==> flow/design.v <==
`timescale 1fs / 1fs
module row_col_cod #(
		     parameter WORD_W = 8,
		     parameter ROW_W = 4,  
			 parameter SIZE = (1<<ROW_W)
		     )
   (
    input 		  rst,
    input 		  en,
    input 		  clk,
    input [WORD_W-1:0] 	  word,
    output reg [SIZE-1:0] r_all_nxt, 
    output reg [SIZE-1:0] row_nxt,
    output reg [SIZE-1:0] col_nxt);
   integer 		  i;
   reg [WORD_W-ROW_W-1:0] 	  r_all_bin, col_bin;
   always @* begin
      r_all_nxt[SIZE-1] = 1'b1;
      r_all_bin = word>>ROW_W;  
      for(i = 0; i < SIZE ; i=i+1)begin
	 if( i < r_all_bin)
	   r_all_nxt[i] = 1'b0;
	 else
	   r_all_nxt[i] = 1'b1;
	 if(i == r_all_bin)
	   row_nxt[i] = 1'b1;
	 else
	   row_nxt[i] = 1'b0;
      end
      col_bin = (word<<ROW_W)>>ROW_W;  
      if(r_all_bin[0] == 0)
	for(i=0; i < SIZE; i = i+1)
	  if(i < col_bin)
	    col_nxt[i] = 1'b1;
	  else
	    col_nxt[i] = 1'b0;
      else
	for(i=(SIZE-1); i >= 0 ; i = i-1)
	  if(i >= (SIZE-col_bin))
	    col_nxt[i] = 1'b1;
	  else
	    col_nxt[i] = 1'b0;
   end
endmodule 
`timescale 1fs / 1fs
module row_col_cod_reg #(
		     parameter WORD_W = 8,
		     parameter ROW_W = 4,  
			 parameter SIZE = (1<<ROW_W)
		     )
   (
    input 		  rst,
    input 		  en,
    input 		  clk,
	input [SIZE-1:0] r_all_nxt, 
    input [SIZE-1:0] row_nxt,
    input [SIZE-1:0] col_nxt,
    output reg [SIZE-1:0] r_all, 
    output reg [SIZE-1:0] row,
    output reg [SIZE-1:0] col);
   always @ (posedge clk, posedge rst) begin 
      if(rst)begin
	 r_all <= 16'd0;
	   col <= 16'd0;
	   row <= 16'd0;
      end
      else if(en)begin
	 r_all <= r_all_nxt;
	 row <= row_nxt;
	 col <= col_nxt;
      end
   end 
endmodule
`timescale 1fs / 1fs
module row_col_cod_5x5 #(
		     parameter MAX = 25  
		     )
   (
    input 		  rst,
    input 		  en,
    input 		  clk,
    input [4:0] 	  word,
    output reg [4:0] r_all, 
    output reg [4:0] row,
    output reg [4:0] col);
    parameter SIZE = 3'd5;  
   integer 		  i;
   reg [4:0] 	  r_all_nxt, row_nxt, col_nxt;
   reg [2:0] 	  r_all_bin; 
   reg [2:0] 	  col_bin;
   always @* begin
	  r_all_nxt[4] = 1'b1;
      r_all_nxt[3:0] = r_all[3:0];
      row_nxt = row;
      r_all_bin = 3'd0;
      col_bin = 3'd0;
      col_nxt = col;
      if(word > MAX)
	 r_all_nxt = {SIZE{1'b1}};
      else begin
	 if(word <= 5'd5)begin
	   r_all_bin = 3'd0;
	   col_bin = word;
	 end
	 else
	   if(word <= 5'd10)begin
	      r_all_bin = 3'd1;
	      col_bin = word - 5'd5;
	   end
	   else
	     if(word <= 5'd15)begin
		r_all_bin = 3'd2;
		col_bin = word - 5'd10;
	     end
	     else
	       if(word <= 5'd20)begin
		  r_all_bin = 3'd3;
		  col_bin = word - 5'd15;
	       end
	       else begin
		  r_all_bin = 3'd4;
		  col_bin = word - 5'd20;
	       end
	 for(i = 0; i < SIZE ; i=i+1)begin
	    if( i < r_all_bin)
	      r_all_nxt[i] = 1'b0;
	    else
	      r_all_nxt[i] = 1'b1;
	    if(i == r_all_bin)
	      row_nxt[i] = 1'b1;
	    else
	      row_nxt[i] = 1'b0;
	 end
	 if(r_all_bin[0] == 0)
	   for(i=0; i < SIZE; i = i+1)
	     if(i < col_bin)
	       col_nxt[i] = 1'b1;
	     else
	       col_nxt[i] = 1'b0;
	 else
	   for(i=(SIZE-1); i >= 0 ; i = i-1)
	     if(i >= (SIZE-col_bin))
	       col_nxt[i] = 1'b1;
	     else
	       col_nxt[i] = 1'b0;
      end
   end
   always @ (posedge clk, posedge rst) begin 
      if(rst)begin
	 r_all <= 5'd0;
	 row <= 5'd0;
	 col <= 5'd0;
      end
      else if(en)begin
	 r_all <= r_all_nxt;
	 row <= row_nxt;
	 col <= col_nxt;
      end
   end 
endmodule  
`timescale 1fs / 1fs
module tdc_digital (
		    input 	  rst,
		    input 	  en,
		    input 	  clk,
		    input [6:0]  counter_in,
		    input [15:0] phase_in,
		    output [11:0] tdc_word);
   reg [6:0]				      counter;
   reg [15:0] 				      phase; 				      
   integer 				      i,j;
   always @ (posedge clk, posedge rst) begin 
      if(rst == 1'b1) begin
	 for (i=0; i<7; i=i+1) 
	   counter[i] <= 1'b0;
	 for (i=0; i<16; i=i+1) 
	   phase[i] <= 1'b0;
      end
      else if(en == 1'b1) begin
	 for (i=0; i<7; i=i+1) 
	   counter[i] <= counter_in[i];
	 for (i=0; i<16; i=i+1) 
	   phase[i] <= phase_in[i];
      end
   end 
   wire [6:0]			      counter_aux,counter_mod;
   reg [6:0] 			      counter_last;
   assign counter_aux = (phase[0] == 1) ? counter-1 : counter;
   assign counter_mod = counter_last - counter_aux;
   reg 				      edge_flag;
   reg  [4:0] 			      edge_index,edge_index_last;
   wire [4:0] 			      phase_shift;
   always @* begin
      edge_flag = 1'b0;
      edge_index = 5'd0;
      for (j=1; j<16; j = j+1) begin
	 if(phase[j-1]==1'b1 && phase[j]==1'b0) begin
	    edge_index = j-1'd1;
	    edge_flag = 1'b1;
	 end
	 if(phase[j-1]==1'b0 && phase[j]==1'b1) begin
	    edge_index = j-1'b1 + 5'd16;
	    edge_flag = 1'b1;
	 end
      end
      if(edge_flag == 1'b0)
	if(phase[5] == 1'b1)
	  edge_index = 5'd15;
	else
	  edge_index = 5'd31;
   end 
   assign tdc_word = (counter_mod<<5) + edge_index - edge_index_last;
   always @ (posedge clk, posedge rst)
     if(rst) begin
	counter_last <= 1'b0;
	edge_index_last <= 1'b0;
	end
     else if(en) begin
       counter_last <= counter_aux;
	edge_index_last <= edge_index;
     end	
endmodule
`timescale 1fs / 1fs
module adpll_ctr0(
    input 	      rst,
    input 	      en,
    input 	      clk,
    input [26-1:0] FCW,
    input [1:0]       adpll_mode,
    output reg 	      channel_lock,
    output 	      channel_sat,
    input 	      data_mod,
    output 	      dco_pd,
    output [4:0]      dco_c_l_rall,
    output [4:0]      dco_c_l_row,
    output [4:0]      dco_c_l_col,
    output [15:0]     dco_c_m_rall,
    output [15:0]     dco_c_m_row,
    output [15:0]     dco_c_m_col,
    output [15:0]     dco_c_s_rall,
    output [15:0]     dco_c_s_row,
    output [15:0]     dco_c_s_col,
    output 	      tdc_pd,
    output 	      tdc_pd_inj,
    input [6:0]       tdc_ripple_count,
    input [15:0]      tdc_phase,
    input [3:0]       alpha_l,
    input [3:0]       alpha_m,
    input [3:0]       alpha_s_rx,
    input [3:0]       alpha_s_tx,
    input [3:0]       beta,
    input [2:0]       lambda_rx,
    input [2:0]       lambda_tx,
    input [1:0]       iir_n_rx,
    input [1:0]       iir_n_tx, 
    input [4:0]       FCW_mod,
    input [4:0]       dco_c_l_word_test,
    input [7:0]       dco_c_m_word_test,
    input [7:0]       dco_c_s_word_test,
    input 	      dco_pd_test,
    input 	      tdc_pd_test,
    input 	      tdc_pd_inj_test		 
		 );
   wire signed [4:0]  dco_c_l_word;
   wire signed [7:0]  dco_c_m_word;
   wire signed [7:0]  dco_c_s_word;
   wire [11:0] 	      tdc_word;
   wire [15:0]     dco_c_m_rall_nxt;
   wire [15:0]     dco_c_m_row_nxt;
   wire [15:0]     dco_c_m_col_nxt;
   wire [15:0]     dco_c_s_rall_nxt;
   wire [15:0]     dco_c_s_row_nxt;
   wire [15:0]     dco_c_s_col_nxt;
   parameter IDLE = 5'b00001, PU = 5'b00010, C_L = 5'b00100, C_M = 5'b01000, C_S = 5'b10000;
   parameter  PD = 2'd0, TEST = 2'd1, RX = 2'd2, TX = 2'd3;
   reg [26-1:0] FCW_last;
   reg [1:0] 	   adpll_mode_last;
   reg [3:0] 	   alpha;
   reg [8:0] 	   time_count, time_count_nxt;
   reg 		   dco_pd_state, dco_pd_state_nxt;
   reg 		   tdc_pd_state, tdc_pd_state_nxt;
   reg 		   tdc_pd_inj_state, tdc_pd_inj_state_nxt;
   reg [4:0] 	   state_rx, state_rx_nxt;
   reg 		   rst_accum, rst_accum_nxt;
   reg 		   rst_lock_detect_nxt, rst_lock_detect;
   reg 		   en_lock_detect_nxt, en_lock_detect;
   reg 		   channel_lock_nxt;
   reg 		   en_integral, en_integral_nxt;
   reg 		   en_mod,en_mod_nxt;
   wire 	   rst_accum_all;
   wire        rst_lock_detect_all;
   wire signed [7:0] 		otw_int_round_sat;
   reg signed [4:0] 		otw_l_fixed, otw_l_fixed_nxt;
   reg signed [7:0] 		otw_m_fixed, otw_m_fixed_nxt;
   reg signed [7:0] 		otw_s_fixed, otw_s_fixed_nxt;
   wire signed [27-1:0] 	      ph_diff;
   wire signed [27-1:0] 	      ph_diff_accum;
   reg signed [27-1:0] 	ph_diff_accum_last;
   wire signed [27-1:0] 	ph_diff_mod;
   wire signed [27-1:0] 	freq_dev;
   wire signed [27-1:0] 	integral;
   wire signed [27-1:0] 	integral_beta;
   reg signed [27-1:0] 	integral_last;
   reg [1:0] 			iir_n;
   reg [2:0] 			lambda;
   wire signed [27-1:0] 	iir_out;
   wire signed [27-1:0] 	iir1_in, iir2_in, iir3_in;
   wire signed [27-1:0] 	iir1_out, iir2_out, iir3_out;
   reg signed [27-1:0] 	iir1_out_last, iir2_out_last, iir3_out_last;
   reg signed [27-1-14:0]      aux1, aux1_nxt, aux2, aux2_nxt;
   reg [4:0] 			      aux1_count, aux1_count_nxt, aux2_count, aux2_count_nxt;
   reg 				      lock_detect, lock_detect_nxt;
   reg signed [27-1-14:0]       lock_detect_word, lock_detect_word_nxt;
   row_col_cod_5x5 row_col_cod_l(
			    .rst(rst),
			    .en(en),
			    .clk(clk),
			    .word((dco_c_l_word[4]==0)?dco_c_l_word+5'd13:
				  dco_c_l_word-5'd19),
			    .r_all(dco_c_l_rall),
			    .row(dco_c_l_row),
			    .col(dco_c_l_col)
			    );
   row_col_cod row_col_cod_m(
			    .rst(rst),
			    .en(en),
			    .clk(clk),
			    .word({~dco_c_m_word[7],dco_c_m_word[6:0]}), 
			    .r_all_nxt(dco_c_m_rall_nxt),
			    .row_nxt(dco_c_m_row_nxt),
			    .col_nxt(dco_c_m_col_nxt)
			    );
   row_col_cod_reg row_col_cod_reg_m(
			    .rst(rst),
			    .en(en),
			    .clk(clk),
				.r_all_nxt(dco_c_m_rall_nxt),
			    .row_nxt(dco_c_m_row_nxt),
			    .col_nxt(dco_c_m_col_nxt),
			    .r_all(dco_c_m_rall),
			    .row(dco_c_m_row),
			    .col(dco_c_m_col)
			    );
   row_col_cod row_col_cod_s(
			    .rst(rst),
			    .en(en),
			    .clk(clk),
			    .word({~dco_c_s_word[7],dco_c_s_word[6:0]}),
			    .r_all_nxt(dco_c_s_rall_nxt),
			    .row_nxt(dco_c_s_row_nxt),
			    .col_nxt(dco_c_s_col_nxt)
			    );
   row_col_cod_reg row_col_cod_reg_s(
			    .rst(rst),
			    .en(en),
			    .clk(clk),
				.r_all_nxt(dco_c_s_rall_nxt),
			    .row_nxt(dco_c_s_row_nxt),
			    .col_nxt(dco_c_s_col_nxt),
			    .r_all(dco_c_s_rall),
			    .row(dco_c_s_row),
			    .col(dco_c_s_col)
			    );
   tdc_digital tdc_digital0(
			  .clk(clk),
			  .rst(rst),
			  .en(en),
			  .counter_in(tdc_ripple_count),
			  .phase_in(tdc_phase),
			  .tdc_word(tdc_word));
   assign dco_pd = (adpll_mode == TEST)? dco_pd_test : dco_pd_state;
   assign tdc_pd = (adpll_mode == TEST)? tdc_pd_test : tdc_pd_state;
   assign tdc_pd_inj = (adpll_mode == TEST)? tdc_pd_inj_test : tdc_pd_inj_state;
   assign ph_diff = FCW - {tdc_word,{{(14){1'b0}}}};
   assign freq_dev = (data_mod == 1'b1)? 
		     {{{(12+1){1'b0}}},FCW_mod,{{(14-5){1'b0}}}}:
		     ~{{{(12+1){1'b0}}},FCW_mod,{{(14-5){1'b0}}}}+1;
   assign ph_diff_mod = (en_mod==1'b0)? ph_diff: ph_diff + freq_dev;
   assign ph_diff_accum = ph_diff_accum_last + ph_diff_mod;
   assign rst_accum_all = rst | rst_accum;
   always @ (posedge clk, posedge rst_accum_all)
     if(rst_accum_all)
       ph_diff_accum_last <= 27'd0;
     else if(en)
       ph_diff_accum_last <= ph_diff_accum;
   assign integral = iir_out + integral_last;
   assign integral_beta = integral >>> beta;
   always @ (posedge clk, posedge rst_accum_all)
      if(rst_accum_all)
         integral_last <= 27'd0;
      else if(en&en_integral) 
	          integral_last <= integral;
   assign iir1_in = ph_diff_accum;
   assign iir1_out = (iir1_in>>>lambda)-(iir1_out_last>>>lambda)+iir1_out_last;
   assign iir2_in = iir1_out;
   assign iir2_out = (iir2_in>>>lambda)-(iir2_out_last>>>lambda)+iir2_out_last;
   assign iir3_in = iir2_out;
   assign iir3_out = (iir3_in>>>lambda)-(iir3_out_last>>>lambda)+iir3_out_last;
   assign iir_out = iir_n[1] ? (iir_n[0] ? iir3_out : iir2_out) :
		    (iir_n[0] ? iir1_out : iir1_in);
   always @ (posedge clk, posedge rst_accum_all )
     if(rst_accum_all) begin
	iir1_out_last <= 27'd0;
	iir2_out_last <= 27'd0;
	iir3_out_last <= 27'd0;
     end
     else if(en) begin
	iir1_out_last <= iir1_out;
	iir2_out_last <= iir2_out;
	iir3_out_last <= iir3_out;
     end 
   wire signed [27-1:0] 	ntw;
   wire signed [27-1:0] 	otw;
   wire [14-1:0] 		otw_frac;
   wire signed [27-1-14:0] otw_int;
   wire signed [27-1-14:0] otw_int_round; 
   assign ntw = (en_integral == 1'b1)? integral_beta + (iir_out >>> alpha) :
		iir_out >>> alpha;
   assign otw = (ntw << 7);
   assign otw_int = otw[27-1:14];
   assign otw_int_round = (otw[13]) ? otw_int + 1 : otw_int;
   assign otw_int_round_sat = (state_rx == C_L)? ((otw_int_round > 16'sd12 ) ? 8'sd12 :
   			      ((otw_int_round < -16'sd13 ) ? -8'sd13:otw_int_round )) : 
			      (otw_int_round > 16'sd127 ) ? 8'sd127 :
			      ((otw_int_round < -16'sd128 ) ? -8'sd128: otw_int_round); 
   assign dco_c_l_word = (adpll_mode == TEST)? dco_c_l_word_test :
			 (((state_rx == C_L) && ~rst_accum )? otw_int_round_sat :
			  otw_l_fixed);
   assign dco_c_m_word = (adpll_mode == TEST)? dco_c_m_word_test :
			 (((state_rx == C_M) && ~rst_accum )? otw_int_round_sat :
			 otw_m_fixed);
   assign dco_c_s_word = (adpll_mode == TEST)? dco_c_s_word_test :
			 (((state_rx == C_S) && ~rst_accum )? otw_int_round_sat :
			 otw_s_fixed);
   assign channel_sat = (dco_c_s_word == -8'sd128) || (dco_c_s_word == 8'sd127);
   always @ * begin
      state_rx_nxt = state_rx;
      otw_l_fixed_nxt = otw_l_fixed;
      otw_m_fixed_nxt = otw_m_fixed;
      otw_s_fixed_nxt = otw_s_fixed;
      time_count_nxt = time_count;
      dco_pd_state_nxt = dco_pd_state;
      tdc_pd_state_nxt = tdc_pd_state;
      tdc_pd_inj_state_nxt = tdc_pd_inj_state;  
      rst_accum_nxt = rst_accum;
      rst_lock_detect_nxt = rst_lock_detect;
      en_lock_detect_nxt = en_lock_detect;
      alpha = alpha_s_rx;
      channel_lock_nxt = channel_lock;
      en_integral_nxt = en_integral;
      lambda = lambda_rx;
      iir_n = 2'd0;
      en_mod_nxt = en_mod;
      if( (FCW != FCW_last) || (adpll_mode != adpll_mode_last))
	state_rx_nxt = IDLE;
      else
	case(state_rx)
	  IDLE:
	    begin
	       time_count_nxt = 9'd0;
	       otw_l_fixed_nxt = 5'sd0;
	       otw_m_fixed_nxt = 8'sd0;
	       otw_s_fixed_nxt = 8'sd0;
	       en_lock_detect_nxt = 1'b0;
	       rst_lock_detect_nxt = 1'b1;
	       channel_lock_nxt = 1'b0;
	       en_integral_nxt = 1'b0;
	       en_mod_nxt = 1'b0;
	       if(adpll_mode == PD) begin
		  dco_pd_state_nxt = 1'b1;
		  tdc_pd_state_nxt = 1'b1;
		  tdc_pd_inj_state_nxt = 1'b1;
	       end
	       if(adpll_mode == RX || adpll_mode == TX )
		 state_rx_nxt = PU;
	    end
	  PU: 
	    begin
	       time_count_nxt = time_count + 9'd1;
	       dco_pd_state_nxt = 1'b0;
	       case(time_count)
		 6'd16: tdc_pd_state_nxt = 1'b0;
		 6'd48: tdc_pd_inj_state_nxt = 1'b0;
		 7'd112:
		   begin 
		      state_rx_nxt = C_L;
		      rst_accum_nxt = 1'b1;
		      time_count_nxt = 9'd0; 
		   end
	       endcase
	    end 
	  C_L:  
	    begin
	       rst_accum_nxt = 1'b0;
	       rst_lock_detect_nxt = 1'b0;
	       alpha = alpha_l;
	       en_lock_detect_nxt = 1'b1;
	       if(lock_detect & (~rst_lock_detect))begin
		  otw_l_fixed_nxt = lock_detect_word;	      
		  state_rx_nxt = C_M;
		  rst_accum_nxt = 1'b1;
		  rst_lock_detect_nxt = 1'b1;
	       end
	    end 
	  C_M:  
	    begin
	       rst_accum_nxt = 1'b0;
	       alpha = alpha_m;
	       rst_lock_detect_nxt = 1'b0;
	       if(lock_detect & (~rst_lock_detect))begin		  
		  otw_m_fixed_nxt = lock_detect_word;  
		  state_rx_nxt = C_S;
		  rst_accum_nxt = 1'b1;
		  en_lock_detect_nxt = 1'b0;
	       end
	    end 
	  C_S:  
	    begin 
	       case(adpll_mode)
		 RX: 
		   begin
		      rst_accum_nxt = 1'b0;
		      alpha = alpha_s_rx;
		      iir_n = iir_n_rx;
		      lambda = lambda_rx;
		      time_count_nxt = time_count + 9'd1;
		      if(beta > 4'd0)
			en_integral_nxt = 1'b1;
		      case(time_count)
			9'd480: channel_lock_nxt = 1'b1;   
		      endcase 
		   end 
		 TX:
		   begin
		      rst_accum_nxt = 1'b0;
		      alpha = alpha_s_tx;
		      iir_n = iir_n_tx;
		      lambda = lambda_tx;
		      time_count_nxt = time_count + 9'd1;
		      case(time_count)
			9'd480: channel_lock_nxt = 1'b1;   
		      endcase
		      if(channel_lock == 1'b1) 
			en_mod_nxt = 1'b1;
		   end	 
	       endcase
	    end
	endcase  
   end
   always @ (posedge clk, posedge rst)
     if(rst)begin
	state_rx <= IDLE;
	time_count <= 9'd0;
	dco_pd_state <= 1'b1;
	tdc_pd_state <= 1'b1;
	tdc_pd_inj_state <= 1'b1;
	rst_accum <= 1'b0;
	otw_l_fixed <= 5'sd0;
	otw_m_fixed <= 8'sd0;
	otw_s_fixed <= 8'sd0;
	en_lock_detect <= 1'b0;
	rst_lock_detect <= 1'b0;
	channel_lock <= 1'b0;
	en_integral <= 1'b0;
	en_mod <= 1'b0;
	FCW_last <= 26'd0;
	adpll_mode_last <= 2'd0;
     end
     else if(en)begin
	state_rx <= state_rx_nxt;
	time_count <= time_count_nxt;
	dco_pd_state <= dco_pd_state_nxt;
	tdc_pd_state <= tdc_pd_state_nxt;
	tdc_pd_inj_state <= tdc_pd_inj_state_nxt;
   	rst_accum <= rst_accum_nxt;
	otw_l_fixed <= otw_l_fixed_nxt;
	otw_m_fixed <= otw_m_fixed_nxt;
	otw_s_fixed <= otw_s_fixed_nxt;
	en_lock_detect <= en_lock_detect_nxt;
	rst_lock_detect <= rst_lock_detect_nxt ;
	channel_lock <= channel_lock_nxt;
	en_integral <= en_integral_nxt;
	en_mod <= en_mod_nxt;
	FCW_last <= FCW;
	adpll_mode_last <= adpll_mode;
     end 
   always @ * begin
      aux1_nxt = aux1;
      aux2_nxt = aux2;
      aux1_count_nxt = aux1_count;
      aux2_count_nxt = aux2_count;
      lock_detect_nxt = lock_detect;
      lock_detect_word_nxt = lock_detect_word;
      if(otw_int_round_sat == aux1) begin
	 aux1_count_nxt = aux1_count_nxt + 4'd1;
	 if(aux1_count_nxt == 4'd15 || (state_rx == C_L && aux1_count_nxt == 5'd8 )  )begin
	    lock_detect_nxt = 1'b1;
	    lock_detect_word_nxt = aux1;
	 end
      end
      else 
	if(otw_int_round_sat == aux2) begin
	   aux2_count_nxt = aux2_count_nxt + 4'd1;
	   if(aux2_count_nxt == 4'd15 || (state_rx == C_L && aux1_count_nxt == 5'd8 ) )begin
	      lock_detect_nxt = 1'b1;
	      lock_detect_word_nxt = aux2;   
	   end	   
	end
	else begin
	   aux1_nxt = otw_int_round;
	   aux1_count_nxt = 4'd1;
	   aux2_nxt = aux1;
	   aux2_count_nxt = aux1_count;
	end 
   end 
   assign rst_lock_detect_all  = rst|rst_lock_detect;
   always @ (posedge clk, posedge rst_lock_detect_all)
     if(rst_lock_detect_all)begin
	aux1 <= {(27-14){1'b1}};
     aux2 <= {(27-14){1'b1}};
     aux1_count <=4'h0;
     aux2_count <= 4'h0;
     lock_detect <= 1'b0;
     lock_detect_word <= {(27-14){1'b1}};
  end
     else if(en & en_lock_detect)begin
	aux1 <= aux1_nxt;
	aux2 <= aux2_nxt;
	aux1_count <= aux1_count_nxt;
	aux2_count <= aux2_count_nxt;
	lock_detect <= lock_detect_nxt;
	lock_detect_word <= lock_detect_word_nxt;
     end
endmodule 
`timescale 1fs / 1fs
module adpll_ctr
   (
    input                     rst,
    input                     clk,
    input                     valid,
    input [5-1:0] address,
    input [26-1:0] wdata,
    input                     wstrb,
    output [1:0]              rdata,
    output reg                ready,
    input                     data_mod,  
    output                    dco_pd,
    output reg [1:0]          dco_osc_gain,
    output [4:0]              dco_c_l_rall,
    output [4:0]              dco_c_l_row,
    output [4:0]              dco_c_l_col,
    output [15:0]             dco_c_m_rall,
    output [15:0]             dco_c_m_row,
    output [15:0]             dco_c_m_col,
    output [15:0]             dco_c_s_rall,
    output [15:0]             dco_c_s_row,
    output [15:0]             dco_c_s_col,
    output                    tdc_pd,
    output                    tdc_pd_inj,
    output reg [2:0]          tdc_ctr_freq,
    input [6:0]               tdc_ripple_count,
    input [15:0]              tdc_phase
    );
   always @(posedge clk, posedge rst) begin
     if (rst)
       ready <= 1'b0;
     else
       ready <= valid;
   end
   reg                        rst_soft;
   reg [26-1:0]            FCW;
   reg [1:0]                  adpll_mode;
   reg                        en;
   reg [3:0]                  alpha_l;
   reg [3:0]                  alpha_m;
   reg [3:0]                  alpha_s_rx;
   reg [3:0]                  alpha_s_tx;
   reg [3:0]                  beta;
   reg [2:0]                  lambda_rx;
   reg [2:0]                  lambda_tx;
   reg [1:0]                  iir_n_rx;
   reg [1:0]                  iir_n_tx;
   reg [4:0]                  FCW_mod;
   reg signed [4:0]           dco_c_l_word_test;
   reg signed [7:0]           dco_c_m_word_test;
   reg signed [7:0]           dco_c_s_word_test;
   reg                        dco_pd_test;
   reg                        tdc_pd_test;
   reg                        tdc_pd_inj_test;
   wire                       rst_int;
   assign rst_int = rst | rst_soft;
   wire                       channel_lock;
   wire                       channel_sat;
   assign rdata = (address == (5'd0))? {{1'b0}, channel_lock}:
                  (address == (5'd23))? {{1'b0}, channel_sat}:
                  {2'b11};
   always @ (posedge clk, posedge rst) begin
     if (rst) begin
        rst_soft <= 1'b0;
        FCW <= 26'h2620000;  
        adpll_mode <= 2'b0;
        en <= 1'b0;
        alpha_l <= 4'd14;
        alpha_m <= 4'd8;
        alpha_s_rx <= 4'd7;
        alpha_s_tx <= 4'd4;
        beta <= 4'd0;
        lambda_rx <= 3'd2;
        lambda_tx <= 3'd2;
        iir_n_rx <= 2'd3;
        iir_n_tx <= 2'd2;
        FCW_mod <= 5'b01001;  
        dco_c_l_word_test <= 5'sd0;
        dco_c_m_word_test <= 8'sd0;
        dco_c_s_word_test <= 8'sd0;
        dco_pd_test <= 1'b1;
        tdc_pd_test <= 1'b1;
        tdc_pd_inj_test <= 1'b1;
        tdc_ctr_freq <= 3'b100;
        dco_osc_gain <= 2'b10;
     end else if (valid & wstrb) begin
        case (address)
          (5'd1): rst_soft <= wdata[0];
          (5'd2): FCW <= wdata[26-1:0];
          (5'd3): adpll_mode <= wdata[1:0];
          (5'd4): en <= wdata[0];
          (5'd5): alpha_l <= wdata[3:0];
          (5'd6): alpha_m <= wdata[3:0];
          (5'd7): alpha_s_rx <= wdata[3:0];
          (5'd8): alpha_s_tx <= wdata[3:0];
          (5'd9): beta <= wdata[3:0];
          (5'd10): lambda_rx <= wdata[2:0];
          (5'd11): lambda_tx <= wdata[2:0];
          (5'd12): iir_n_rx <= wdata[1:0];
          (5'd13): iir_n_tx <= wdata[1:0];
          (5'd14): FCW_mod <= wdata[4:0];
          (5'd15): dco_c_l_word_test <= wdata[4:0];
          (5'd16): dco_c_m_word_test <= wdata[7:0];
          (5'd17): dco_c_s_word_test <= wdata[7:0];
          (5'd18): dco_pd_test <= wdata[0];
          (5'd19): tdc_pd_test <= wdata[0];
          (5'd20): tdc_pd_inj_test <= wdata[0];
          (5'd21): tdc_ctr_freq <= wdata[2:0];
          (5'd22): dco_osc_gain <= wdata[1:0];
          default:;
        endcase
     end
   end
   adpll_ctr0 adpll_ctr0
     (
	  .clk               (clk),
	  .rst               (rst_int),
	  .en                (en),
	  .FCW               (FCW[26-1:0]),
	  .adpll_mode        (adpll_mode[1:0]),
	  .data_mod          (data_mod),
	  .tdc_ripple_count  (tdc_ripple_count[6:0]),
	  .tdc_phase         (tdc_phase[15:0]),
	  .alpha_l           (alpha_l[3:0]),
	  .alpha_m           (alpha_m[3:0]),
	  .alpha_s_rx        (alpha_s_rx[3:0]),
	  .alpha_s_tx        (alpha_s_tx[3:0]),
	  .beta              (beta[3:0]),
	  .lambda_rx         (lambda_rx[2:0]),
	  .lambda_tx         (lambda_tx[2:0]),
	  .iir_n_rx          (iir_n_rx[1:0]),
	  .iir_n_tx          (iir_n_tx[1:0]),
	  .FCW_mod           (FCW_mod[4:0]),
	  .dco_c_l_word_test (dco_c_l_word_test[4:0]),
	  .dco_c_m_word_test (dco_c_m_word_test[7:0]),
	  .dco_c_s_word_test (dco_c_s_word_test[7:0]),
	  .dco_pd_test       (dco_pd_test),
	  .tdc_pd_test       (tdc_pd_test),
	  .tdc_pd_inj_test   (tdc_pd_inj_test),
	  .channel_lock      (channel_lock),
	  .channel_sat       (channel_sat),
	  .dco_pd            (dco_pd),
	  .dco_c_l_rall      (dco_c_l_rall[4:0]),
	  .dco_c_l_row       (dco_c_l_row[4:0]),
	  .dco_c_l_col       (dco_c_l_col[4:0]),
	  .dco_c_m_rall      (dco_c_m_rall[15:0]),
	  .dco_c_m_row       (dco_c_m_row[15:0]),
	  .dco_c_m_col       (dco_c_m_col[15:0]),
	  .dco_c_s_rall      (dco_c_s_rall[15:0]),
	  .dco_c_s_row       (dco_c_s_row[15:0]),
	  .dco_c_s_col       (dco_c_s_col[15:0]),
	  .tdc_pd            (tdc_pd),
	  .tdc_pd_inj        (tdc_pd_inj)
      );
endmodule
# Reports on adpll_ctr
# Tool output for the design above, in the order of the flow.
# Lines are those of the file above, counted from 1.
# Not given: -
[design]
top = "adpll_ctr"
clk_port = "clk"
library = "sky130hd"
pvt_corner = "tt_025C_1v80"

# Word level
# Counts by Yosys on the flattened word-level netlist (proc, flatten, opt, wreduce; memories kept). Register bits leave out memories and registers merged into their read ports (data or address). Print and check cells are left out. Cells with the same type and inputs are merged into one.
[word_totals]
regBits = 485
input_bits = 59
[op_classes]
add_sub_neg = 29
n_cmp = 121
eq_ne = 97
n_shift = 8
muxes = 340
n_logic = 32
reduce_logical = 97
[ops]
columns = ["op", "n"]
rows = [
  ["4-bit by 32-bit greater-or-equal comparator with 1-bit output with constant A", 16],
  ["3-bit by 32-bit greater-or-equal comparator with 1-bit output with constant A", 9],
  ["1-bit two-way mux", 240],
  ["5-bit two-way mux", 43],
  ["1-bit by 32-bit greater-or-equal comparator with 1-bit output with constant A", 6],
  ["2-bit by 32-bit greater-or-equal comparator with 1-bit output with constant A", 6],
  ["27-bit adder", 6],
  ["27-bit by 3-bit >>> shifter with 27-bit output", 6],
  ["27-bit two-way mux", 5],
  ["4-bit < comparator with constant A", 32],
  ["8-bit two-way mux", 14],
  ["27-bit subtractor", 3],
  ["5-bit by 4-bit equality test with 1-bit output with constant B", 13],
  ["3-bit by 4-bit < comparator with 1-bit output with constant A", 16],
  ["4-bit equality test with constant A", 16],
  ["27-bit by 4-bit >>> shifter with 20-bit output", 2],
  ["2-bit AND reduction", 25],
  ["5-bit equality test with constant B", 9],
  ["3-bit two-way mux", 12],
  ["1-bit logical AND", 35],
  ["1-bit by 4-bit < comparator with 1-bit output with constant A", 8],
  ["2-bit by 4-bit < comparator with 1-bit output with constant A", 8],
  ["3-bit by 4-bit equality test with 1-bit output with constant A", 8],
  ["5-bit AND reduction", 6],
  ["14-bit NOT with 27-bit output", 1],
  ["26-bit by 26-bit subtractor with 27-bit output", 1],
  ["27-bit by 1-bit adder with 27-bit output with constant B", 1],
  ["9-bit parallel mux with 3-bit select", 1],
]
# Not listed: further kinds 77, cells in them 176.

# Longest topological paths
# Yosys ltp: most cells in a row. Word level: on the elaborated netlist, between registers, memories and ports. Mapped: between sequential cells and ports; inverters and the memories' decode and read muxes count.
[depth]
ltp_word = 74
abc_area = 0
ltp_mapped = 133
ltp_nobuf = 129

# Mapped cells and area
# Yosys stat after the flow's synthesis: flattened, memories mapped to cells. It holds for the ABC_AREA given above (unset counts as 0); a run with the other value may have another netlist.
[synth_totals]
stdcells = 5653
mapped_area_um2 = 45844.0
ffs = 482
n_buf = 316
[by_type]
columns = ["type", "n", "type_area_um2"]
rows = [
  ["sky130_fd_sc_hd__dfrtp_1", 420, 1.05E+04],
  ["sky130_fd_sc_hd__ha_1", 228, 2.85E+03],
  ["sky130_fd_sc_hd__mux2_2", 237, 2668.81],
  ["sky130_fd_sc_hd__nand2_1", 691, 2.59E+03],
  ["sky130_fd_sc_hd__a21oi_1", 424, 2.12E+03],
  ["sky130_fd_sc_hd__o21ai_0", 399, 2E+03],
  ["sky130_fd_sc_hd__nor2_1", 482, 1.81E+03],
  ["sky130_fd_sc_hd__mux2i_1", 178, 1.78E+03],
  ["sky130_fd_sc_hd__fa_1", 84, 1.68E+03],
  ["sky130_fd_sc_hd__dfstp_2", 62, 1.63E+03],
  ["sky130_fd_sc_hd__inv_1", 387, 1.45E+03],
  ["sky130_fd_sc_hd__xnor2_1", 136, 1.19E+03],
  ["sky130_fd_sc_hd__clkbuf_1", 238, 893.357],
  ["sky130_fd_sc_hd__a21o_1", 105, 788.256],
  ["sky130_fd_sc_hd__xor2_1", 85, 744.464],
  ["sky130_fd_sc_hd__a211oi_1", 95, 713.184],
  ["sky130_fd_sc_hd__nand3_1", 123, 615.59],
  ["sky130_fd_sc_hd__o211ai_1", 74, 555.533],
]
# Not listed: further types 103, cells in them 1205.
# By module: a second synthesis without flattening, with its own total; a netlist apart from the flattened one above.
[hier_totals]
hier_cells = 5366
hier_area_um2 = 45931.6
# Each row is one instance without its submodules.
[modules]
columns = ["mod", "n_inst", "n_cells", "area_um2", "mod_seq_area_um2"]
rows = [
  ["adpll_ctr0", 1, 4281, 33263.2, 6153.4],
  ["adpll_ctr", 1, 245, 3892.5, 2407.3],
  ["row_col_cod_reg", 2, 102, 1864.3, 1201.2],
  ["tdc_digital", 1, 265, 2423.6, 875.8],
  ["row_col_cod", 2, 118, 706.9, 0.0],
  ["row_col_cod_5x5", 1, 135, 1209.9, 375.4],
]

# Worst setup path after synthesis
# Path of least setup slack by OpenSTA after synthesis, without wires, with an ideal clock, recovery checks aside; 20% of the period is set as input and as output delay. Where synthesis merged equal registers, the netlist keeps one of their names.
[synth_timing]
path_kind = "input to output"
from = "input data_mod"
to = "output rdata[0]"
tclk_ps = 40000
input_delay_ps = 8000
t_first_pin_ps = 8000
t_arrival_ps = 27742
required_ps = 32000
setup_slack_ps = 4258
delay_ps = 19742
driving_pins = 100
n_path_buf = 4
period_less_setup_slack_ps = 35742
# "delay_ps" = arrival - input delay + setup time.
# At an output port there is no setup time.
# "driving_pins" counts driving pins, that of a launching flip-flop among them; a cell with two outputs on the path counts twice.
# "period_less_setup_slack_ps" is the clock period less the worst setup slack; recovery checks do not enter. This is arithmetic on one report: input and output delays are still those of the set period (20% each).
# Between the ends stands the longest chain of elaborated cells between them, by number of cells; it is not shown to be the way that was timed. Of several equally long chains one is given.
# Each line given opens the expression or statement behind the cell; cells for indexed reads and writes are added by Yosys, which also makes memories of some case tables.
[synth_between]
cell_sequence = "sky130_fd_sc_hd__clkbuf_1 sky130_fd_sc_hd__mux2_2 sky130_fd_sc_hd__inv_1 sky130_fd_sc_hd__fa_1 sky130_fd_sc_hd__nor2b_1 sky130_fd_sc_hd__o21ai_0 sky130_fd_sc_hd__nand2b_1 sky130_fd_sc_hd__a21o_1 sky130_fd_sc_hd__a21o_1 sky130_fd_sc_hd__a21o_1 sky130_fd_sc_hd__a21o_1 sky130_fd_sc_hd__a21o_1 sky130_fd_sc_hd__a21o_1 sky130_fd_sc_hd__a21o_1 sky130_fd_sc_hd__a21o_1 sky130_fd_sc_hd__a21o_1 sky130_fd_sc_hd__a21o_1 sky130_fd_sc_hd__xnor2_1 (+64 left out) sky130_fd_sc_hd__a21o_1 sky130_fd_sc_hd__a21o_1 sky130_fd_sc_hd__a21o_1 sky130_fd_sc_hd__a31oi_1 sky130_fd_sc_hd__xnor2_1 sky130_fd_sc_hd__a32oi_2 sky130_fd_sc_hd__or4b_4 sky130_fd_sc_hd__nor4_4 sky130_fd_sc_hd__xnor2_1 sky130_fd_sc_hd__buf_6 sky130_fd_sc_hd__o21ai_0 sky130_fd_sc_hd__a21oi_1 sky130_fd_sc_hd__a22oi_1 sky130_fd_sc_hd__or2_2 sky130_fd_sc_hd__nor3_1 sky130_fd_sc_hd__a31o_2 sky130_fd_sc_hd__o22ai_1 sky130_fd_sc_hd__nand2b_1"
elab_chain_cells = 31
[synth_lines]
columns = ["element", "line_no", "text"]
rows = [
  ["start: declaration", 646, "input                     data_mod,"],
  ["27-bit two-way mux", 375, "assign freq_dev = (data_mod == 1'b1)?"],
  ["27-bit adder", 378, "assign ph_diff_mod = (en_mod==1'b0)? ph_diff: ph_diff + freq_dev;"],
  ["27-bit two-way mux", 378, ""],
  ["27-bit adder", 379, "assign ph_diff_accum = ph_diff_accum_last + ph_diff_mod;"],
  ["27-bit by 3-bit >>> shifter with 27-bit output", 394, "assign iir1_out = (iir1_in>>>lambda)-(iir1_out_last>>>lambda)+iir1_out_last;"],
  ["27-bit subtractor", 394, ""],
  ["27-bit adder", 394, ""],
  ["(+17 left out)", "-", ""],
  ["8-bit two-way mux", 422, "assign otw_int_round_sat = (state_rx == C_L)? ((otw_int_round > 16'sd12 ) ? 8'sd12 :"],
  ["8-bit two-way mux", 433, "(((state_rx == C_S) && ~rst_accum )? otw_int_round_sat :"],
  ["8-bit two-way mux", 432, "assign dco_c_s_word = (adpll_mode == TEST)? dco_c_s_word_test :"],
  ["8-bit equality test", 435, "assign channel_sat = (dco_c_s_word == -8'sd128) || (dco_c_s_word == 8'sd127);"],
  ["1-bit logical OR", 435, ""],
  ["2-bit two-way mux", 695, "(address == (5'd23))? {{1'b0}, channel_sat}:"],
  ["2-bit two-way mux", 694, "assign rdata = (address == (5'd0))? {{1'b0}, channel_lock}:"],
  ["end: declaration", 644, "output [1:0]              rdata,"],
]

# Timing after layout
# Path of least setup slack in the final report of flow run 1 (OpenROAD, finished layout, wires in). Where an end is a register, its clock arrival counts in the times.
# The path's times are printed in steps of 10 ps; the period is the one set.
[layout_timing]
path_kind = "input to output"
from = "input data_mod"
to = "output rdata[0]"
tclk_ps = 40000
input_delay_ps = 8000
t_first_pin_ps = 8000
t_arrival_ps = 27610
required_ps = 32000
setup_slack_ps = 4390
driving_pins = 105
n_path_buf = 12
# Between the ends stands the longest chain of elaborated cells between them, by number of cells; it is not shown to be the way that was timed. Of several equally long chains one is given.
[layout_between]
cell_sequence = "sky130_fd_sc_hd__buf_6 sky130_fd_sc_hd__nor2_4 sky130_fd_sc_hd__xor2_1 sky130_fd_sc_hd__ha_1 sky130_fd_sc_hd__nor2b_1 sky130_fd_sc_hd__o21ai_1 sky130_fd_sc_hd__nand2b_1 sky130_fd_sc_hd__a21o_1 sky130_fd_sc_hd__a21o_1 sky130_fd_sc_hd__a21o_1 sky130_fd_sc_hd__a21o_1 sky130_fd_sc_hd__a21o_1 sky130_fd_sc_hd__a21o_1 sky130_fd_sc_hd__a21o_1 sky130_fd_sc_hd__a21o_1 sky130_fd_sc_hd__xnor2_1 sky130_fd_sc_hd__mux2_2 sky130_fd_sc_hd__ha_4 (+69 left out) sky130_fd_sc_hd__a211o_1 sky130_fd_sc_hd__o221ai_4 sky130_fd_sc_hd__o21ai_4 sky130_fd_sc_hd__or4b_4 sky130_fd_sc_hd__nor4_4 sky130_fd_sc_hd__buf_4 sky130_fd_sc_hd__xnor2_4 sky130_fd_sc_hd__buf_12 sky130_fd_sc_hd__a21oi_4 sky130_fd_sc_hd__a21oi_4 sky130_fd_sc_hd__buf_4 sky130_fd_sc_hd__a22o_1 sky130_fd_sc_hd__nor2_2 sky130_fd_sc_hd__nand2_2 sky130_fd_sc_hd__nor2_2 sky130_fd_sc_hd__o22ai_2 sky130_fd_sc_hd__nand2b_1 sky130_fd_sc_hd__buf_2"
elab_chain_cells = 31
[layout_lines]
columns = ["element", "line_no", "text"]
rows = [
  ["start: declaration", 646, "input                     data_mod,"],
  ["27-bit two-way mux", 375, "assign freq_dev = (data_mod == 1'b1)?"],
  ["27-bit adder", 378, "assign ph_diff_mod = (en_mod==1'b0)? ph_diff: ph_diff + freq_dev;"],
  ["27-bit two-way mux", 378, ""],
  ["27-bit adder", 379, "assign ph_diff_accum = ph_diff_accum_last + ph_diff_mod;"],
  ["27-bit by 3-bit >>> shifter with 27-bit output", 394, "assign iir1_out = (iir1_in>>>lambda)-(iir1_out_last>>>lambda)+iir1_out_last;"],
  ["27-bit subtractor", 394, ""],
  ["27-bit adder", 394, ""],
  ["(+17 left out)", "-", ""],
  ["8-bit two-way mux", 422, "assign otw_int_round_sat = (state_rx == C_L)? ((otw_int_round > 16'sd12 ) ? 8'sd12 :"],
  ["8-bit two-way mux", 433, "(((state_rx == C_S) && ~rst_accum )? otw_int_round_sat :"],
  ["8-bit two-way mux", 432, "assign dco_c_s_word = (adpll_mode == TEST)? dco_c_s_word_test :"],
  ["8-bit equality test", 435, "assign channel_sat = (dco_c_s_word == -8'sd128) || (dco_c_s_word == 8'sd127);"],
  ["1-bit logical OR", 435, ""],
  ["2-bit two-way mux", 695, "(address == (5'd23))? {{1'b0}, channel_sat}:"],
  ["2-bit two-way mux", 694, "assign rdata = (address == (5'd0))? {{1'b0}, channel_lock}:"],
  ["end: declaration", 644, "output [1:0]              rdata,"],
]

Ticket comment

2 stored runs of adpll_ctr in the flow (synthesis by Yosys, layout by OpenROAD, sky130hd cells), in arbitrary order. Constraints: input delay and output delay 20% of the set period each, output load 0.01 pF.
"achieved_clock_period_ps": clock period set for the run, less the worst setup slack. It is reckoned from that one timing run; input and output delays stay at 20% of the period that was set.

# flow run 1
==> flow/run.sh <==
#!/bin/bash
# the make line also repeats the synthesis and layout settings of config.mk as NAME=value (left out here)
make -C /OpenROAD-flow-scripts/flow DESIGN_CONFIG=/design/flow/config.mk WORK_HOME=/design/flow/orfs CLKGATE_MAP_FILE= finish
==> flow/config.mk <==
export PLATFORM = sky130hd
export DESIGN_NAME = adpll_ctr
export DESIGN_NICKNAME = adpll_ctr
export VERILOG_FILES = /design/flow/design.v
export SDC_FILE = /design/flow/constraint.sdc
export NUM_CORES = 4
export LEC_CHECK = 0
export CAP_MARGIN = 20
export CELL_PAD_IN_SITES_DETAIL_PLACEMENT = 1
export CORE_MARGIN = 10
export CORE_UTILIZATION = 40
export CTS_CLUSTER_SIZE = 88
export HOLD_SLACK_MARGIN = 0.04
export MIN_ROUTING_LAYER = met1
export PLACE_DENSITY = 0.43
export SETUP_SLACK_MARGIN = 5.0
export SLEW_MARGIN = 20
==> flow/constraint.sdc <==
create_clock -name core_clock -period 40.0 [get_ports {clk}]
set_input_delay 8.0000 -clock core_clock [delete_from_list [all_inputs] [get_ports {clk}]]
set_output_delay 8.0000 -clock core_clock [all_outputs]
set_load 0.01 [all_outputs]

==> flow run 1: results <==
final_die_area_um2=128551.0
timing.setup.ws_ps=4394
synthesis_area_um2=45844.0
fin_tns_ps=0
utilization_pct=50.9
achieved_clock_period_ps=35606

# flow run 2
==> flow/run.sh <==
#!/bin/bash
# the make line also repeats the synthesis and layout settings of config.mk as NAME=value (left out here)
make -C /OpenROAD-flow-scripts/flow DESIGN_CONFIG=/design/flow/config.mk WORK_HOME=/design/flow/orfs CLKGATE_MAP_FILE= finish
==> flow/config.mk <==
export PLATFORM = sky130hd
export DESIGN_NAME = adpll_ctr
export DESIGN_NICKNAME = adpll_ctr
export VERILOG_FILES = /design/flow/design.v
export SDC_FILE = /design/flow/constraint.sdc
export NUM_CORES = 4
export LEC_CHECK = 0
export CAP_MARGIN = 25
export CORE_MARGIN = 2
export CORE_UTILIZATION = 45
export MAX_ROUTING_LAYER = met4
export MIN_ROUTING_LAYER = met1
export PLACE_DENSITY_LB_ADDON = 0.24
export SLEW_MARGIN = 20
export TNS_END_PERCENT = 15
==> flow/constraint.sdc <==
create_clock -name core_clock -period 40.4 [get_ports {clk}]
set_input_delay 8.0800 -clock core_clock [delete_from_list [all_inputs] [get_ports {clk}]]
set_output_delay 8.0800 -clock core_clock [all_outputs]
set_load 0.01 [all_outputs]

==> flow run 2: results <==
final_die_area_um2=104445.0
timing.setup.ws_ps=1458
synthesis_area_um2=45844.0
fin_tns_ps=0
utilization_pct=51.0
achieved_clock_period_ps=38942
